==> flow/design.v <==
module register (r, rst, data, clk);
	output reg r;
	input rst,clk;
	input data;
    always @(posedge clk or negedge rst)
    begin
      if (rst==0)
	       begin
 	        r<=0;
         end
      else
        begin
          r<=data;
        end
    end
endmodule
module register3b (r, rst, data, clk);
	output reg [2:0] r;
	input rst,clk;
	input [2:0] data;
    always @(posedge clk or negedge rst)
    begin
      if (rst==0)
	       begin
 	        r[2:0]<= 3'b0;
         end
      else
        begin
          r[2:0]<=data[2:0];
        end
    end
endmodule
module register4b (r, rst, data, clk);
	output reg [3:0] r;
	input rst,clk;
	input [3:0] data;
   always @(posedge clk or negedge rst)
    begin
      if (rst==0)
	       begin
 	        r[3:0]<= 4'b0;
         end
      else
        begin
          r[3:0]<=data[3:0];
        end
    end
endmodule
module register32b (r, rst, data, clk);
	output reg [31:0] r;
	input rst,clk;
	input [31:0] data;
    always @(posedge clk or negedge rst)
    begin
      if (rst==0)
	       begin
 	        r[31:0]<= 32'b0;
         end
      else
        begin
          r[31:0]<=data[31:0];
        end
    end
endmodule
module ALU (alu_out, zero, funct, data1, data2);
	output zero;
	output reg [31:0] alu_out;
	input [31:0] data1,data2;
	input [2:0] funct;
assign zero=~(|alu_out);
always @(funct,data1,data2)
begin
  case (funct)
    3'b001: alu_out=data1+data2;
    3'B010: alu_out=data1-data2;
    3'b011: alu_out=data1&data2;
    3'b100:  alu_out=data1|data2;
    3'b101: alu_out=~data1;
    3'b110: alu_out=data1^data2;
    default:alu_out=32'b0;
  endcase
end
endmodule
module signextend (entrada,salida,tipo);
  input [27:0] entrada;
  input [1:0] tipo;
  output reg [31:0] salida;
  always @(entrada,tipo)   
  begin                    
    case (tipo)
      2'b00:   
			salida=entrada[16]?{15'b111111111111111,entrada[16:0]}:{15'b0,entrada[16:0]};
      2'b01:   
			salida=entrada[19]?{12'b111111111111,entrada[19:0]}:{12'b0,entrada[19:0]};
      2'b10:   
			salida=entrada[23]?{8'b11111111,entrada[23:0]}:{8'b0,entrada[23:0]};
      2'b11:   
			salida=entrada[27]?{4'b1111,entrada[27:0]}:{4'b0,entrada[27:0]};
    endcase
  end
endmodule
module decoder (mbs,negar,functout,RegWrite,MemtoReg,MemWrite,Branch,tipo,ALUsrc,opcode,functin);
input [2:0] functin;
input [3:0] opcode;
output reg RegWrite,MemtoReg,MemWrite,Branch,ALUsrc,mbs,negar;
output reg [2:0] functout;
output reg [1:0] tipo;
always @(opcode,functin)
begin
  case (opcode)
    4'b0000: begin
            RegWrite<=0;MemtoReg<=0;MemWrite<=0;Branch<=1;functout<=3'b010;tipo<=2'b00;ALUsrc<=0;mbs<=1;negar<=1;
          end
    4'b0001: begin
            RegWrite<=0;MemtoReg<=0;MemWrite<=0;Branch<=1;functout<=3'b010;tipo<=2'b00;ALUsrc<=0;mbs<=1;negar<=1;  
          end
    4'b0010: begin
            RegWrite<=0;MemtoReg<=0;MemWrite<=0;Branch<=1;functout<=3'b010;tipo<=2'b00;ALUsrc<=0;mbs<=1;negar<=0;  
          end
    4'b0011: begin
            RegWrite<=0;MemtoReg<=0;MemWrite<=0;Branch<=1;functout<=3'b010;tipo<=2'b00;ALUsrc<=0;mbs<=1;negar<=0;  
          end
    4'b0100: begin
            RegWrite<=0;MemtoReg<=0;MemWrite<=0;Branch<=1;functout<=3'b010;tipo<=2'b00;ALUsrc<=0;mbs<=0;negar<=1;
          end
    4'b0101: begin
            RegWrite<=0;MemtoReg<=0;MemWrite<=0;Branch<=1;functout<=3'b010;tipo<=2'b00;ALUsrc<=0;mbs<=0;negar<=1;
          end
    4'b0110: begin
            RegWrite<=0;MemtoReg<=0;MemWrite<=0;Branch<=1;functout<=3'b010;tipo<=2'b00;ALUsrc<=0;mbs<=0;negar<=0;
          end
    4'b0111: begin
            RegWrite<=0;MemtoReg<=0;MemWrite<=0;Branch<=1;functout<=3'b010;tipo<=2'b00;ALUsrc<=0;mbs<=0;negar<=0;
          end
    4'b1000: begin
            RegWrite<=1;MemtoReg<=0;MemWrite<=0;Branch<=0;functout<=functin;tipo<=2'b00;ALUsrc<=0;mbs<=0;negar<=0;
          end 
    4'b1001: begin
            RegWrite<=1;MemtoReg<=0;MemWrite<=0;Branch<=0;functout<=functin;tipo<=2'b00;ALUsrc<=1;mbs<=0;negar<=0;
          end
    4'b1010: begin
            RegWrite<=1;MemtoReg<=1;MemWrite<=0;Branch<=0;functout<=3'b001;tipo<=2'b00;ALUsrc<=1;mbs<=0;negar<=0;
          end
    4'b1011: begin
            RegWrite<=0;MemtoReg<=0;MemWrite<=1;Branch<=0;functout<=3'b001;tipo<=2'b00;ALUsrc<=1;mbs<=0;negar<=0;
          end
    4'b1100: begin
            RegWrite<=0;MemtoReg<=0;MemWrite<=0;Branch<=0;functout<=3'b000;tipo<=2'b00;ALUsrc<=1;mbs<=0;negar<=0;
          end
    4'b1101: begin
            RegWrite<=0;MemtoReg<=0;MemWrite<=0;Branch<=0;functout<=3'b000;tipo<=2'b00;ALUsrc<=1;mbs<=0;negar<=0;
          end
    4'b1110: begin
            RegWrite<=0;MemtoReg<=0;MemWrite<=0;Branch<=1;functout<=3'b001;tipo<=2'b01;ALUsrc<=1;mbs<=0;negar<=0;  
          end
    4'b1111: begin
            RegWrite<=0;MemtoReg<=0;MemWrite<=0;Branch<=1;functout<=3'b001;tipo<=2'b10;ALUsrc<=0;mbs<=0;negar<=0;  
          end
  endcase    
end
endmodule
module bancoreg (addrr, addrw, write, datain, dataout,rst,clk);    
	input [3:0] addrr,addrw;
	input write,rst,clk;
	input [31:0] datain;
	output reg [31:0] dataout;
	reg [511:0] memo;
	 always @(posedge clk or negedge rst)
	   begin
	     if (rst==0)
	       memo <= 512'b0;
	     else if (write==1)
	       memo[addrw*32 +: 32] <= datain[31:0];
	   end
	 always @(posedge clk)
	   begin
	     if (rst==1)
	       dataout[31:0] <= (write==1 && addrw==addrr) ? datain[31:0] : memo[addrr*32 +: 32];
	   end
endmodule
module IF (PCout,PCin);  
  input [31:0] PCin;
  output reg [31:0] PCout; 
  always @(PCin)
  begin
    PCout=PCin+1;
  end
endmodule
module ID (mbs,negar,jump,dato1,dato2,destinoWrOut,inm_ext,RegWriteout,MemtoReg,MemWrite,Branch,ALUsrc,funct,PCout,Instruccion,PCin,RegWritein,dataWr,destinoWrIn,rst,clk);
  input RegWritein,rst,clk;
  input [3:0] destinoWrIn;
  input [31:0] Instruccion,PCin,dataWr;
  output [31:0] dato1,dato2,inm_ext,PCout;
  output [3:0] destinoWrOut;
  output RegWriteout,MemtoReg,MemWrite,Branch,ALUsrc,mbs,negar;
  output jump;  
  output [2:0] funct;
  wire [1:0] tipo;
  decoder decodificador (
  .mbs(mbs),
  .negar(negar),
  .functout(funct),
  .RegWrite(RegWriteout),
  .MemtoReg(MemtoReg),
  .MemWrite(MemWrite),
  .Branch(Branch),
  .tipo(tipo),
  .ALUsrc(ALUsrc),
  .opcode(Instruccion[31:28]),
  .functin(Instruccion[19:17]));
  bancoreg rs (
  .addrr((Instruccion[31:28]==4'b1110)?Instruccion[27:24]:Instruccion[23:20]), 
  .addrw(destinoWrIn), 
  .write(RegWritein), 
  .datain(dataWr), 
  .dataout(dato1),
  .rst(rst),
  .clk(clk));
  bancoreg rt (
  .addrr(((Instruccion[31:28]==4'b1011)||(~Instruccion[31]))?Instruccion[27:24]:Instruccion[16:13]),
  .addrw(destinoWrIn), 
  .write(RegWritein), 
  .datain(dataWr), 
  .dataout(dato2),
  .rst(rst),
  .clk(clk));
  signextend extensor (
  .entrada(Instruccion[27:0]),
  .salida(inm_ext),
  .tipo(tipo));
  assign jump=Instruccion[31];  
  assign destinoWrOut=Instruccion[27:24];
  assign PCout=PCin;
endmodule
module EX (PCout,dataWrMem,destinoWrOut,zeroOut,alu_out,RegWriteOut,MemtoRegOut,MemWriteOut,BranchOut,RegWriteIn,MemtoRegIn,MemWriteIn,BranchIn,funct,ALUsrc,dato1,dato2,destinoWrIn,inm_ext,jump,negar,mbs,PCin);
input [31:0] dato1,dato2,inm_ext,PCin;
input [3:0] destinoWrIn;
output [3:0] destinoWrOut; 
input negar,mbs,jump,RegWriteIn,MemtoRegIn,MemWriteIn,BranchIn,ALUsrc;
input [2:0] funct;
output RegWriteOut,MemtoRegOut,MemWriteOut,BranchOut;
output zeroOut;
output [31:0] alu_out,dataWrMem,PCout;
wire zero;
ALU alu (
.alu_out(alu_out), 
.zero(zero), 
.funct(funct), 
.data1(MemWriteIn?dato2:dato1), 
.data2(ALUsrc?inm_ext:dato2));
assign PCout=jump?(ALUsrc?(dato1+inm_ext):inm_ext):(PCin+inm_ext);  
assign dataWrMem=dato1;  
assign RegWriteOut=RegWriteIn;
assign MemtoRegOut=MemtoRegIn;
assign MemWriteOut=MemWriteIn;
assign BranchOut=BranchIn;
assign destinoWrOut=destinoWrIn;
assign zeroOut=mbs?(zero?~zero:(negar?~mbs:mbs)):(negar?~zero:zero);
endmodule
module MEM (PCout,alu_outWB,PCsrc,RegWriteOut,MemtoRegOut,destinoWrOut,zero,alu_outMEM,destinoWrIn,RegWriteIn,MemtoRegIn,BranchIn,PCin,jump);
  input jump,zero,RegWriteIn,MemtoRegIn,BranchIn;
  input [31:0] alu_outMEM,PCin;
  input [3:0] destinoWrIn;
  output RegWriteOut,MemtoRegOut,PCsrc;
  output [3:0] destinoWrOut;
  output [31:0] PCout,alu_outWB;
  assign alu_outWB=alu_outMEM;
  assign PCout=jump?alu_outMEM:PCin;
  assign PCsrc=jump?BranchIn:(BranchIn&zero);
  assign RegWriteOut=RegWriteIn;
  assign MemtoRegOut=MemtoRegIn;
  assign destinoWrOut=destinoWrIn;
endmodule
module WB (RegWriteOut,destinoWrOut,res,data_mem,alu_out,destinoWrIn,RegWriteIn,MemtoRegIn);
  input [31:0] alu_out,data_mem;
  input RegWriteIn,MemtoRegIn;
  input [3:0] destinoWrIn;
  output RegWriteOut;
  output [31:0] res;
  output [3:0] destinoWrOut;
  assign RegWriteOut=RegWriteIn;
  assign destinoWrOut=destinoWrIn;
  assign res=MemtoRegIn?data_mem:alu_out;
endmodule
module RISC (destinoWrWB,escribir,PCsrc,result,PCoutMEM,NReset,clk,alu_outMEM,WriteDataInMEM,datoMemOut,InstruccionIn,PCinIF,MemWriteInMEM);
  input [31:0] datoMemOut,InstruccionIn;
  input NReset,clk;
  output escribir,PCsrc,MemWriteInMEM;
  output [3:0] destinoWrWB;
  output [31:0] result,PCoutMEM,alu_outMEM,PCinIF,WriteDataInMEM;
  wire [31:0] InstruccionIn,PCoutIF,PCinIF;
  wire [31:0] InstruccionOut,inm_extID,PCinID,PCoutID;
  wire [3:0] destinoWrOutID;
  wire mbsID,negarID,jumpID,RegWriteoutID,MemtoRegID,MemWriteID,BranchID,ALUsrcID;
  wire [2:0] functID;
  wire [31:0] dato1EX,dato2EX,inm_extEX,PCinEX,PCoutEX,dataWrMemEX,alu_outEX;
  wire [3:0] destinoWrInEX,destinoWrOutEX;
  wire [2:0] functEX;
  wire RegWriteOutEX,RegWriteInEX,MemtoRegOutEX,MemtoRegInEX,MemWriteOutEX,MemWriteInEX,BranchOutEX,BranchInEX,ALUsrcEX,zeroEX,jumpEX,negarEX,mbsEX;
  wire BranchInMEM,jumpMEM,zeroMEM,MemWriteInMEM,MemWriteOutMEM,RegWriteInMEM,RegWriteOutMEM,MemtoRegInMEM,MemtoRegOutMEM;
  wire [3:0] destinoWrInMEM,destinoWrOutMEM;
  wire [31:0] datoMemOut,PCinMEM,WriteDataInMEM,alu_outWB1;
  wire [31:0] data_mem,alu_outWB2;
  wire [3:0] destinoWrInWB;
  wire RegWriteInWB,MemtoRegInWB;
  IF IF (
  .PCout(PCoutIF),
  .PCin(PCinIF));
  ID ID (
  .mbs(mbsID),
  .negar(negarID),
  .jump(jumpID),
  .dato1(dato1EX),
  .dato2(dato2EX),
  .destinoWrOut(destinoWrOutID),
  .inm_ext(inm_extID),
  .RegWriteout(RegWriteoutID),
  .MemtoReg(MemtoRegID),
  .MemWrite(MemWriteID),
  .Branch(BranchID),
  .ALUsrc(ALUsrcID),
  .funct(functID),
  .PCout(PCoutID),
  .Instruccion(InstruccionOut),
  .PCin(PCinID),
  .RegWritein(escribir),
  .dataWr(result),
  .destinoWrIn(destinoWrWB),
  .rst(NReset),
  .clk(clk));
  EX EX (
  .PCout(PCoutEX),
  .dataWrMem(dataWrMemEX),
  .destinoWrOut(destinoWrOutEX),
  .zeroOut(zeroEX),
  .alu_out(alu_outEX),
  .RegWriteOut(RegWriteOutEX),
  .MemtoRegOut(MemtoRegOutEX),
  .MemWriteOut(MemWriteOutEX),
  .BranchOut(BranchOutEX),
  .RegWriteIn(RegWriteInEX),
  .MemtoRegIn(MemtoRegInEX),
  .MemWriteIn(MemWriteInEX),
  .BranchIn(BranchInEX),
  .funct(functEX),
  .ALUsrc(ALUsrcEX),
  .dato1(dato1EX),
  .dato2(dato2EX),
  .destinoWrIn(destinoWrInEX),
  .inm_ext(inm_extEX),
  .jump(jumpEX),
  .negar(negarEX),
  .mbs(mbsEX),
  .PCin(PCinEX));
  MEM MEM(
  .PCout(PCoutMEM),
  .alu_outWB(alu_outWB1),
  .PCsrc(PCsrc),
  .RegWriteOut(RegWriteOutMEM),
  .MemtoRegOut(MemtoRegOutMEM),
  .destinoWrOut(destinoWrOutMEM),
  .zero(zeroMEM),
  .alu_outMEM(alu_outMEM),
  .destinoWrIn(destinoWrInMEM),
  .RegWriteIn(RegWriteInMEM),
  .MemtoRegIn(MemtoRegInMEM),
  .BranchIn(BranchInMEM),
  .PCin(PCinMEM),
  .jump(jumpMEM));
  WB WB(
  .RegWriteOut(escribir),
  .destinoWrOut(destinoWrWB),
  .res(result),
  .data_mem(data_mem),
  .alu_out(alu_outWB2),
  .destinoWrIn(destinoWrInWB),
  .RegWriteIn(RegWriteInWB),
  .MemtoRegIn(MemtoRegInWB));
  register32b regPC_IFtoIF(
  .r(PCinIF), 
  .rst(NReset),
  .data(PCsrc?PCoutMEM:PCoutIF), 
  .clk(clk));
  register32b regPC_IFtoID(
  .r(PCinID), 
  .rst(NReset),
  .data(PCoutIF), 
  .clk(clk));
  register32b regInstr_IFtoID(
  .r(InstruccionOut), 
  .rst(NReset),
  .data(InstruccionIn), 
  .clk(clk));
  register4b regdestinoWr_IDtoEX(
  .r(destinoWrInEX), 
  .rst(NReset),
  .data(destinoWrOutID), 
  .clk(clk));
  register32b regInmediato_IDtoEX(
  .r(inm_extEX), 
  .rst(NReset),
  .data(inm_extID), 
  .clk(clk));
  register32b regPC_IDtoEX(
  .r(PCinEX), 
  .rst(NReset),
  .data(PCoutID), 
  .clk(clk));
  register regmbs_IDtoEX(
  .r(mbsEX), 
  .rst(NReset),
  .data(mbsID), 
  .clk(clk));
  register regnegar_IDtoEX(
  .r(negarEX), 
  .rst(NReset),
  .data(negarID), 
  .clk(clk));
  register regjump_IDtoEX(
  .r(jumpEX), 
  .rst(NReset),
  .data(jumpID), 
  .clk(clk));
  register regRegWrite_IDtoEX(
  .r(RegWriteInEX), 
  .rst(NReset),
  .data(RegWriteoutID), 
  .clk(clk));
  register regMemtoReg_IDtoEX(
  .r(MemtoRegInEX), 
  .rst(NReset),
  .data(MemtoRegID), 
  .clk(clk));
  register regMemWrite_IDtoEX(
  .r(MemWriteInEX), 
  .rst(NReset),
  .data(MemWriteID), 
  .clk(clk));
  register regBranch_IDtoEX(
  .r(BranchInEX), 
  .rst(NReset),
  .data(BranchID), 
  .clk(clk));
  register regALUsrc_IDtoEX(
  .r(ALUsrcEX), 
  .rst(NReset),
  .data(ALUsrcID), 
  .clk(clk));
  register3b regfunct_IDtoEX(
  .r(functEX), 
  .rst(NReset),
  .data(functID), 
  .clk(clk));
  register32b regPC_EXtoMEM(
  .r(PCinMEM), 
  .rst(NReset),
  .data(PCoutEX), 
  .clk(clk));
  register32b regdataWrMem_EXtoMEM(
  .r(WriteDataInMEM), 
  .rst(NReset),
  .data(dataWrMemEX), 
  .clk(clk));
  register4b regdestinoWr_EXtoMEM(
  .r(destinoWrInMEM), 
  .rst(NReset),
  .data(destinoWrOutEX), 
  .clk(clk));
  register regJump_EXtoMEM(
  .r(jumpMEM), 
  .rst(NReset),
  .data(jumpEX), 
  .clk(clk));
  register regzero_EXtoMEM(
  .r(zeroMEM), 
  .rst(NReset),
  .data(zeroEX), 
  .clk(clk));
  register regRegWrite_EXtoMEM(
  .r(RegWriteInMEM), 
  .rst(NReset),
  .data(RegWriteOutEX), 
  .clk(clk));
  register regMemtoReg_EXtoMEM(
  .r(MemtoRegInMEM), 
  .rst(NReset),
  .data(MemtoRegOutEX), 
  .clk(clk));
  register regMemWrite_EXtoMEM(
  .r(MemWriteInMEM), 
  .rst(NReset),
  .data(MemWriteOutEX), 
  .clk(clk));
  register regBranch_EXtoMEM(
  .r(BranchInMEM), 
  .rst(NReset),
  .data(BranchOutEX), 
  .clk(clk));
  register32b regalu_out_EXtoMEM(
  .r(alu_outMEM), 
  .rst(NReset),
  .data(alu_outEX), 
  .clk(clk));
  register32b regALU_out_MEMtoWB(
  .r(alu_outWB2), 
  .rst(NReset),
  .data(alu_outWB1), 
  .clk(clk));
  register32b regData_mem_out_MEMtoWB(
  .r(data_mem), 
  .rst(NReset),
  .data(datoMemOut), 
  .clk(clk));
  register regRegWrite_MEMtoWB(
  .r(RegWriteInWB), 
  .rst(NReset),
  .data(RegWriteOutMEM), 
  .clk(clk));
  register regMemtoReg_MEMtoWB(
  .r(MemtoRegInWB), 
  .rst(NReset),
  .data(MemtoRegOutMEM), 
  .clk(clk));
  register4b regdestinoWr_MEMtoWB(
  .r(destinoWrInWB), 
  .rst(NReset),
  .data(destinoWrOutMEM), 
  .clk(clk));
endmodule
--- tool output ---
* Reports on RISC
Module RISC before and after one edit of its RTL, step after step. Lines under "unedited" count in the file above, lines under "edited" in the edited file. "change" is "edited" less "unedited", of the values as shown; "relative change" is that difference over "unedited", in percent. Library cell names are shortened. A cell with n/a has no value.
Inputs: top RISC, clock input clk, cell library sky130hd, library corner tt_025C_1v80

* Edit of the RTL
The edit as a unified diff against the file above. The edited RTL no longer does the same as the RTL above: the edit was made by script, with no optimisation intended.
begin of diff
@@ -283,11 +283,14 @@
   assign res=MemtoRegIn?data_mem:alu_out;
 endmodule
-module RISC (destinoWrWB,escribir,PCsrc,result,PCoutMEM,NReset,clk,alu_outMEM,WriteDataInMEM,datoMemOut,InstruccionIn,PCinIF,MemWriteInMEM);
+module RISC (destinoWrWB,escribir,PCsrc,result,PCoutMEM,NReset,clk,alu_outMEM,WriteDataInMEM,datoMemOut,InstruccionIn,PCinIF_o,MemWriteInMEM);
   input [31:0] datoMemOut,InstruccionIn;
   input NReset,clk;
   output escribir,PCsrc,MemWriteInMEM;
   output [3:0] destinoWrWB;
-  output [31:0] result,PCoutMEM,alu_outMEM,PCinIF,WriteDataInMEM;
+  output [31:0] result,PCoutMEM,alu_outMEM,PCinIF_o,WriteDataInMEM;
   wire [31:0] InstruccionIn,PCoutIF,PCinIF;
+  reg [31:0] PCinIF_d1;
+  always @(posedge clk) PCinIF_d1 <= PCinIF;
+  assign PCinIF_o = PCinIF_d1;
   wire [31:0] InstruccionOut,inm_extID,PCinID,PCoutID;
   wire [3:0] destinoWrOutID;
end of diff

* After elaboration
Source: Yosys, flattened and elaborated, memories not mapped. Widths are those after wreduce; folded enables and synchronous resets count as part of the registers. Registers that Yosys merges into a memory's read port (data or address) are not register bits. Print and check cells do not count. Equal cells are merged and count once.
Word-level totals:
- bits in registers | unedited 1439, edited 1471, change +32, relative change +2.22%
- output and inout port bits | unedited 167, edited 167, change 0, relative change 0.00%
Operators by class:
- $add $sub $neg | unedited 6, edited 6, change 0, relative change 0.00%
- eq/ne operators | unedited 26, edited 26, change 0, relative change 0.00%
- shift operators | unedited 4, edited 4, change 0, relative change 0.00%
- mux-type cells | unedited 31, edited 31, change 0, relative change 0.00%
- bitwise operators | unedited 13, edited 13, change 0, relative change 0.00%
- reductions and logical operators | unedited 23, edited 23, change 0, relative change 0.00%
Operator kinds equal on both sides are left out: 49.

* Longest topological paths
Depth = most cells in a row (Yosys ltp): at word level without a register or memory, in the mapped netlist without a sequential cell, where the memories' decode and read muxes count.
Depth:
- depth in word-level cells | unedited 7, edited 7, change 0, relative change 0.00%
- ABC_AREA | unedited 0, edited 0
- depth in mapped cells | unedited 25, edited 25, change 0, relative change 0.00%
- mapped depth without buffers | unedited 21, edited 21, change 0, relative change 0.00%

* Synthesis result
Source: synth_stat.txt of the flow (Yosys; design flattened, memories mapped). It holds for the ABC_AREA given above (unset counts as 0); a run with the other value may have another netlist.
Cells by type:
- dfxtp_1 | unedited 0, edited 32, change +32
Cell types equal on both sides are left out: 81.
Synthesis totals:
- cell count | unedited 6279, edited 6311, change +32, relative change +0.51%
- synthesis area (µm²) | unedited 66045.8, edited 66686.5, change +640.7, relative change +0.97%
- sequential area (µm²) | unedited 36229.7, edited 36870.4, change +640.7, relative change +1.77%
- mapped flip-flops | unedited 1435, edited 1467, change +32, relative change +2.23%
By module: a second synthesis without flattening, with its own total; a netlist apart from the flattened one above.
Second synthesis, totals:
- cell total of the unflattened synthesis | unedited 5233, edited 5265, change +32, relative change +0.61%
- area (unflattened synthesis) (µm²) | unedited 69855.7, edited 70496.4, change +640.7, relative change +0.92%
Each row is one instance without its submodules.
Modules, unedited:
- bancoreg | instances 2, cells 1594, area 24075.6 µm²
- register32b | instances 10, cells 32, area 800.8 µm²
- EX | instances 1, cells 655, area 4802.1 µm²
- ALU | instances 1, cells 663, area 4514.3 µm²
- MEM | instances 1, cells 75, area 833.3 µm²
- IF | instances 1, cells 96, area 684.4 µm²
- WB | instances 1, cells 41, area 581.8 µm²
- RISC | instances 1, cells 36, area 544.3 µm²
- ID | instances 1, cells 60, area 466.7 µm²
- register | instances 16, cells 1, area 25.0 µm²
- signextend | instances 1, cells 43, area 366.6 µm²
- register4b | instances 3, cells 4, area 100.1 µm²
- decoder | instances 1, cells 25, area 127.6 µm²
- register3b | instances 1, cells 3, area 75.1 µm²
Modules, edited:
- bancoreg | instances 2, cells 1594, area 24075.6 µm²
- register32b | instances 10, cells 32, area 800.8 µm²
- EX | instances 1, cells 655, area 4802.1 µm²
- ALU | instances 1, cells 663, area 4514.3 µm²
- RISC | instances 1, cells 68, area 1184.9 µm²
- MEM | instances 1, cells 75, area 833.3 µm²
- IF | instances 1, cells 96, area 684.4 µm²
- WB | instances 1, cells 41, area 581.8 µm²
- ID | instances 1, cells 60, area 466.7 µm²
- register | instances 16, cells 1, area 25.0 µm²
- signextend | instances 1, cells 43, area 366.6 µm²
- register4b | instances 3, cells 4, area 100.1 µm²
- decoder | instances 1, cells 25, area 127.6 µm²
- register3b | instances 1, cells 3, area 75.1 µm²

* Timing after synthesis
OpenSTA on the mapped netlist: ideal clock, no wires. The path of least setup slack (recovery checks aside). Input and output delay are each 20% of the period. Register names are those of the netlist, which keeps one name where synthesis merged equal registers.
Timing path post-synthesis:
- path kind | unedited register to register, edited register to register
- start point | unedited reg regALUsrc_IDtoEX.r, edited reg regALUsrc_IDtoEX.r
- end point | unedited reg regzero_EXtoMEM.r, edited reg regzero_EXtoMEM.r
- period (ps) | unedited 8000, edited 8000, change 0, relative change 0.00%
- data arrival time (ps) | unedited 5155, edited 5155, change 0, relative change 0.00%
- path slack (ps) | unedited 2722, edited 2722, change 0
- path delay (ps) | unedited 5279, edited 5279, change 0, relative change 0.00%
- driving pins on the path | unedited 26, edited 26, change 0, relative change 0.00%
- synthesis period reached (ps) | unedited 5278, edited 5278, change 0, relative change 0.00%
"path delay" = arrival - input delay + setup time. "driving pins on the path" counts driving pins, that of a launching flip-flop among them; a cell with two outputs on the path counts twice. "synthesis period reached" is the clock period less the worst setup slack; recovery checks do not enter. This is arithmetic on one report: input and output delays are still those of the set period (20% each). Between the ends stands the longest chain of elaborated cells between them, by number of cells; it is not shown to be the way that was timed. Of several equally long chains one is given. Each line given opens the expression or statement behind the cell; cells for indexed reads and writes are added by Yosys, which also makes memories of some case tables.
On the way, post-synthesis, unedited: cells stage by stage dfrtp_1 > clkbuf_1 > buf_4 > mux2i_1 > inv_2 > nor2_1 > nand3_1 > nor3_1 > and4_1 > clkbuf_1 > a21oi_1 > xnor2_1 > ha_1 > clkbuf_1 > and3_1 > and2_1 > a222oi_1 > nor3_1 > a311oi_1 > nand2_1 > nor4_1 > nand4b_1 > or4b_1 > nor3_2 > mux2i_1 > nor3_2, length of the longest elaborated chain 7, elaborated cells between the ends (all ways) 12, those cells by class add/sub: 2; mux: 5; logic: 4; reduce/logical: 1
RTL lines, path post-synthesis, unedited:
- from (decl) | line 2 | output reg r;
- from (assign) | line 9 | r<=0;
- from (assign) | line 13 | r<=data;
- 32-bit 2-to-1 mux | line 250 | .data2(ALUsrc?inm_ext:dato2));
- 32-bit subtractor | line 75 | 3'B010: alu_out=data1-data2;
- 32-bit case mux with 6-bit select | line 73 | case (funct)
- 32-bit OR reduction | line 70 | assign zero=~(|alu_out);
- 1-bit NOT | line 70
- 1-bit 2-to-1 mux x2 | line 258 | assign zeroOut=mbs?(zero?~zero:(negar?~mbs:mbs)):(negar?~zero:zero);
- to (assign) | line 9
- to (assign) | line 13
- to (decl) | line 2
Nets of the timed path that keep an RTL name, with a line that drives or declares them; the list need not be complete.
Nets with RTL names, path post-synthesis, unedited (line):
- EX.alu.alu_out[26] | 73
On the way, post-synthesis, edited: cells stage by stage dfrtp_1 > clkbuf_1 > buf_4 > mux2i_1 > inv_2 > nor2_1 > nand3_1 > nor3_1 > and4_1 > clkbuf_1 > a21oi_1 > xnor2_1 > ha_1 > clkbuf_1 > and3_1 > and2_1 > a222oi_1 > nor3_1 > a311oi_1 > nand2_1 > nor4_1 > nand4b_1 > or4b_1 > nor3_2 > mux2i_1 > nor3_2, length of the longest elaborated chain 7, elaborated cells between the ends (all ways) 12, those cells by class add/sub: 2; mux: 5; logic: 4; reduce/logical: 1
RTL lines, path post-synthesis, edited:
- from (decl) | line 2 | output reg r;
- from (assign) | line 9 | r<=0;
- from (assign) | line 13 | r<=data;
- 32-bit 2-to-1 mux | line 250 | .data2(ALUsrc?inm_ext:dato2));
- 32-bit subtractor | line 75 | 3'B010: alu_out=data1-data2;
- 32-bit case mux with 6-bit select | line 73 | case (funct)
- 32-bit OR reduction | line 70 | assign zero=~(|alu_out);
- 1-bit NOT | line 70
- 1-bit 2-to-1 mux x2 | line 258 | assign zeroOut=mbs?(zero?~zero:(negar?~mbs:mbs)):(negar?~zero:zero);
- to (assign) | line 9
- to (assign) | line 13
- to (decl) | line 2
Nets with RTL names, path post-synthesis, edited (line):
- EX.alu.alu_out[26] | 73

* Path in the finished layout
Path of least setup slack in the final report of the runs of set A (OpenROAD, finished layout, wires in). Where an end is a register, its clock arrival counts in the times. The path's times are printed in steps of 10 ps; the period is the one set.
Timing path post-layout:
- path kind | unedited register to register, edited register to register
- start point | unedited reg regALUsrc_IDtoEX.r, edited reg regALUsrc_IDtoEX.r
- end point | unedited reg regzero_EXtoMEM.r, edited reg regzero_EXtoMEM.r
- period (ps) | unedited 8000, edited 8000, change 0, relative change 0.00%
- data arrival time (ps) | unedited 7180, edited 7240, change +60, relative change +0.84%
- path slack (ps) | unedited 1490, edited 1440, change -50
- driving pins on the path | unedited 22, edited 22, change 0, relative change 0.00%
Between the ends stands the longest chain of elaborated cells between them, by number of cells; it is not shown to be the way that was timed. Of several equally long chains one is given.
On the way, post-layout, unedited: cells stage by stage dfrtp_2 > mux2i_1 > inv_2 > nor2_1 > nand3_1 > nor3_1 > nand2_1 > o21ai_0 > xnor2_1 > ha_1 > and4_1 > nand2_1 > o211ai_1 > o31ai_1 > o211ai_1 > a221oi_1 > xor2_1 > o211ai_1 > or3_1 > nor3_2 > mux2i_1 > nor3_2, length of the longest elaborated chain 7, elaborated cells between the ends (all ways) 12, those cells by class add/sub: 2; mux: 5; logic: 4; reduce/logical: 1
RTL lines, path post-layout, unedited:
- from (decl) | line 2 | output reg r;
- from (assign) | line 9 | r<=0;
- from (assign) | line 13 | r<=data;
- 32-bit 2-to-1 mux | line 250 | .data2(ALUsrc?inm_ext:dato2));
- 32-bit subtractor | line 75 | 3'B010: alu_out=data1-data2;
- 32-bit case mux with 6-bit select | line 73 | case (funct)
- 32-bit OR reduction | line 70 | assign zero=~(|alu_out);
- 1-bit NOT | line 70
- 1-bit 2-to-1 mux x2 | line 258 | assign zeroOut=mbs?(zero?~zero:(negar?~mbs:mbs)):(negar?~zero:zero);
- to (assign) | line 9
- to (assign) | line 13
- to (decl) | line 2
Nets of the timed path that keep an RTL name, with a line that drives or declares them; the list need not be complete.
Nets with RTL names, path post-layout, unedited (line):
- EX.alu.alu_out[27] | 73
On the way, post-layout, edited: cells stage by stage dfrtp_2 > buf_4 > mux2i_1 > inv_1 > nor3_1 > and2_0 > and3_1 > a21oi_1 > xnor2_1 > ha_1 > and3_1 > and2_1 > a222oi_1 > nor3_1 > a311oi_1 > nand2_1 > nor4_1 > nand4b_1 > or4b_1 > nor3_2 > mux2i_1 > nor3_2, length of the longest elaborated chain 7, elaborated cells between the ends (all ways) 12, those cells by class add/sub: 2; mux: 5; logic: 4; reduce/logical: 1
RTL lines, path post-layout, edited:
- from (decl) | line 2 | output reg r;
- from (assign) | line 9 | r<=0;
- from (assign) | line 13 | r<=data;
- 32-bit 2-to-1 mux | line 250 | .data2(ALUsrc?inm_ext:dato2));
- 32-bit subtractor | line 75 | 3'B010: alu_out=data1-data2;
- 32-bit case mux with 6-bit select | line 73 | case (funct)
- 32-bit OR reduction | line 70 | assign zero=~(|alu_out);
- 1-bit NOT | line 70
- 1-bit 2-to-1 mux x2 | line 258 | assign zeroOut=mbs?(zero?~zero:(negar?~mbs:mbs)):(negar?~zero:zero);
- to (assign) | line 9
- to (assign) | line 13
- to (decl) | line 2
Nets with RTL names, path post-layout, edited (line):
- EX.alu.alu_out[26] | 73

* Measured runs
Both versions went through the flow (Yosys, OpenROAD) with the same settings in each pair. Constraints: input delay and output delay 20% of the set period each, output load 0.01 pF.
Flow settings, set A: CORE_UTILIZATION 40, period_ns 8.0, CAP_MARGIN 20, CORE_MARGIN 2, SLEW_MARGIN 20
Measured results, set A:
- cell area after synthesis (µm²) | unedited 66045.8, edited 66686.5, change +640.7, relative change +0.97%
- die area (µm²) | unedited 168379.0, edited 170000.0, change +1621.0, relative change +0.96%
- standard-cell area after layout (µm²) | unedited 76338.2, edited 76942.5, change +604.3, relative change +0.79%
- utilization in the final report (%) | unedited 46.4, edited 46.6, change +0.2
- setup slack of the worst path (ps) | unedited 1491, edited 1443, change -48
- total negative slack on setup checks (ps) | unedited 0, edited 0, change 0
- worst hold slack in the final report (ps) | unedited 337, edited 340, change +3
- power consumption (mW) | unedited 25.251, edited 25.565, change +0.314, relative change +1.24%
- period achieved (ps) | unedited 6509, edited 6557, change +48, relative change +0.74%
Flow settings, set B: CELL_PAD_IN_SITES_GLOBAL_PLACEMENT 3, CORE_MARGIN 10, CORE_UTILIZATION 48, CTS_CLUSTER_SIZE 68, GPL_TIMING_DRIVEN 0, HOLD_SLACK_MARGIN 0.23, PLACE_DENSITY 0.46, period_ns 4.85, CAP_MARGIN 20, SLEW_MARGIN 20
Measured results, set B:
- cell area after synthesis (µm²) | unedited 66045.8, edited 66686.5, change +640.7, relative change +0.97%
- die area (µm²) | unedited 152834.0, edited 154241.0, change +1407.0, relative change +0.92%
- standard-cell area after layout (µm²) | unedited 78581.6, edited 79069.6, change +488.0, relative change +0.62%
- utilization in the final report (%) | unedited 57.3, edited 57.4, change +0.1
- setup slack of the worst path (ps) | unedited -647, edited -671, change -24
- total negative slack on setup checks (ps) | unedited -647, edited -798, change -151
- worst hold slack in the final report (ps) | unedited 331, edited 324, change -7
- power consumption (mW) | unedited 43.685, edited 44.093, change +0.408, relative change +0.93%
- period achieved (ps) | unedited 5497, edited 5521, change +24, relative change +0.44%
By "period achieved" is meant the clock period of the run minus its worst setup slack. This is arithmetic on one report: input and output delays are still those of the set period (20% each). "power consumption" is the tool's figure for a default switching activity; nothing was simulated.
--- end ---
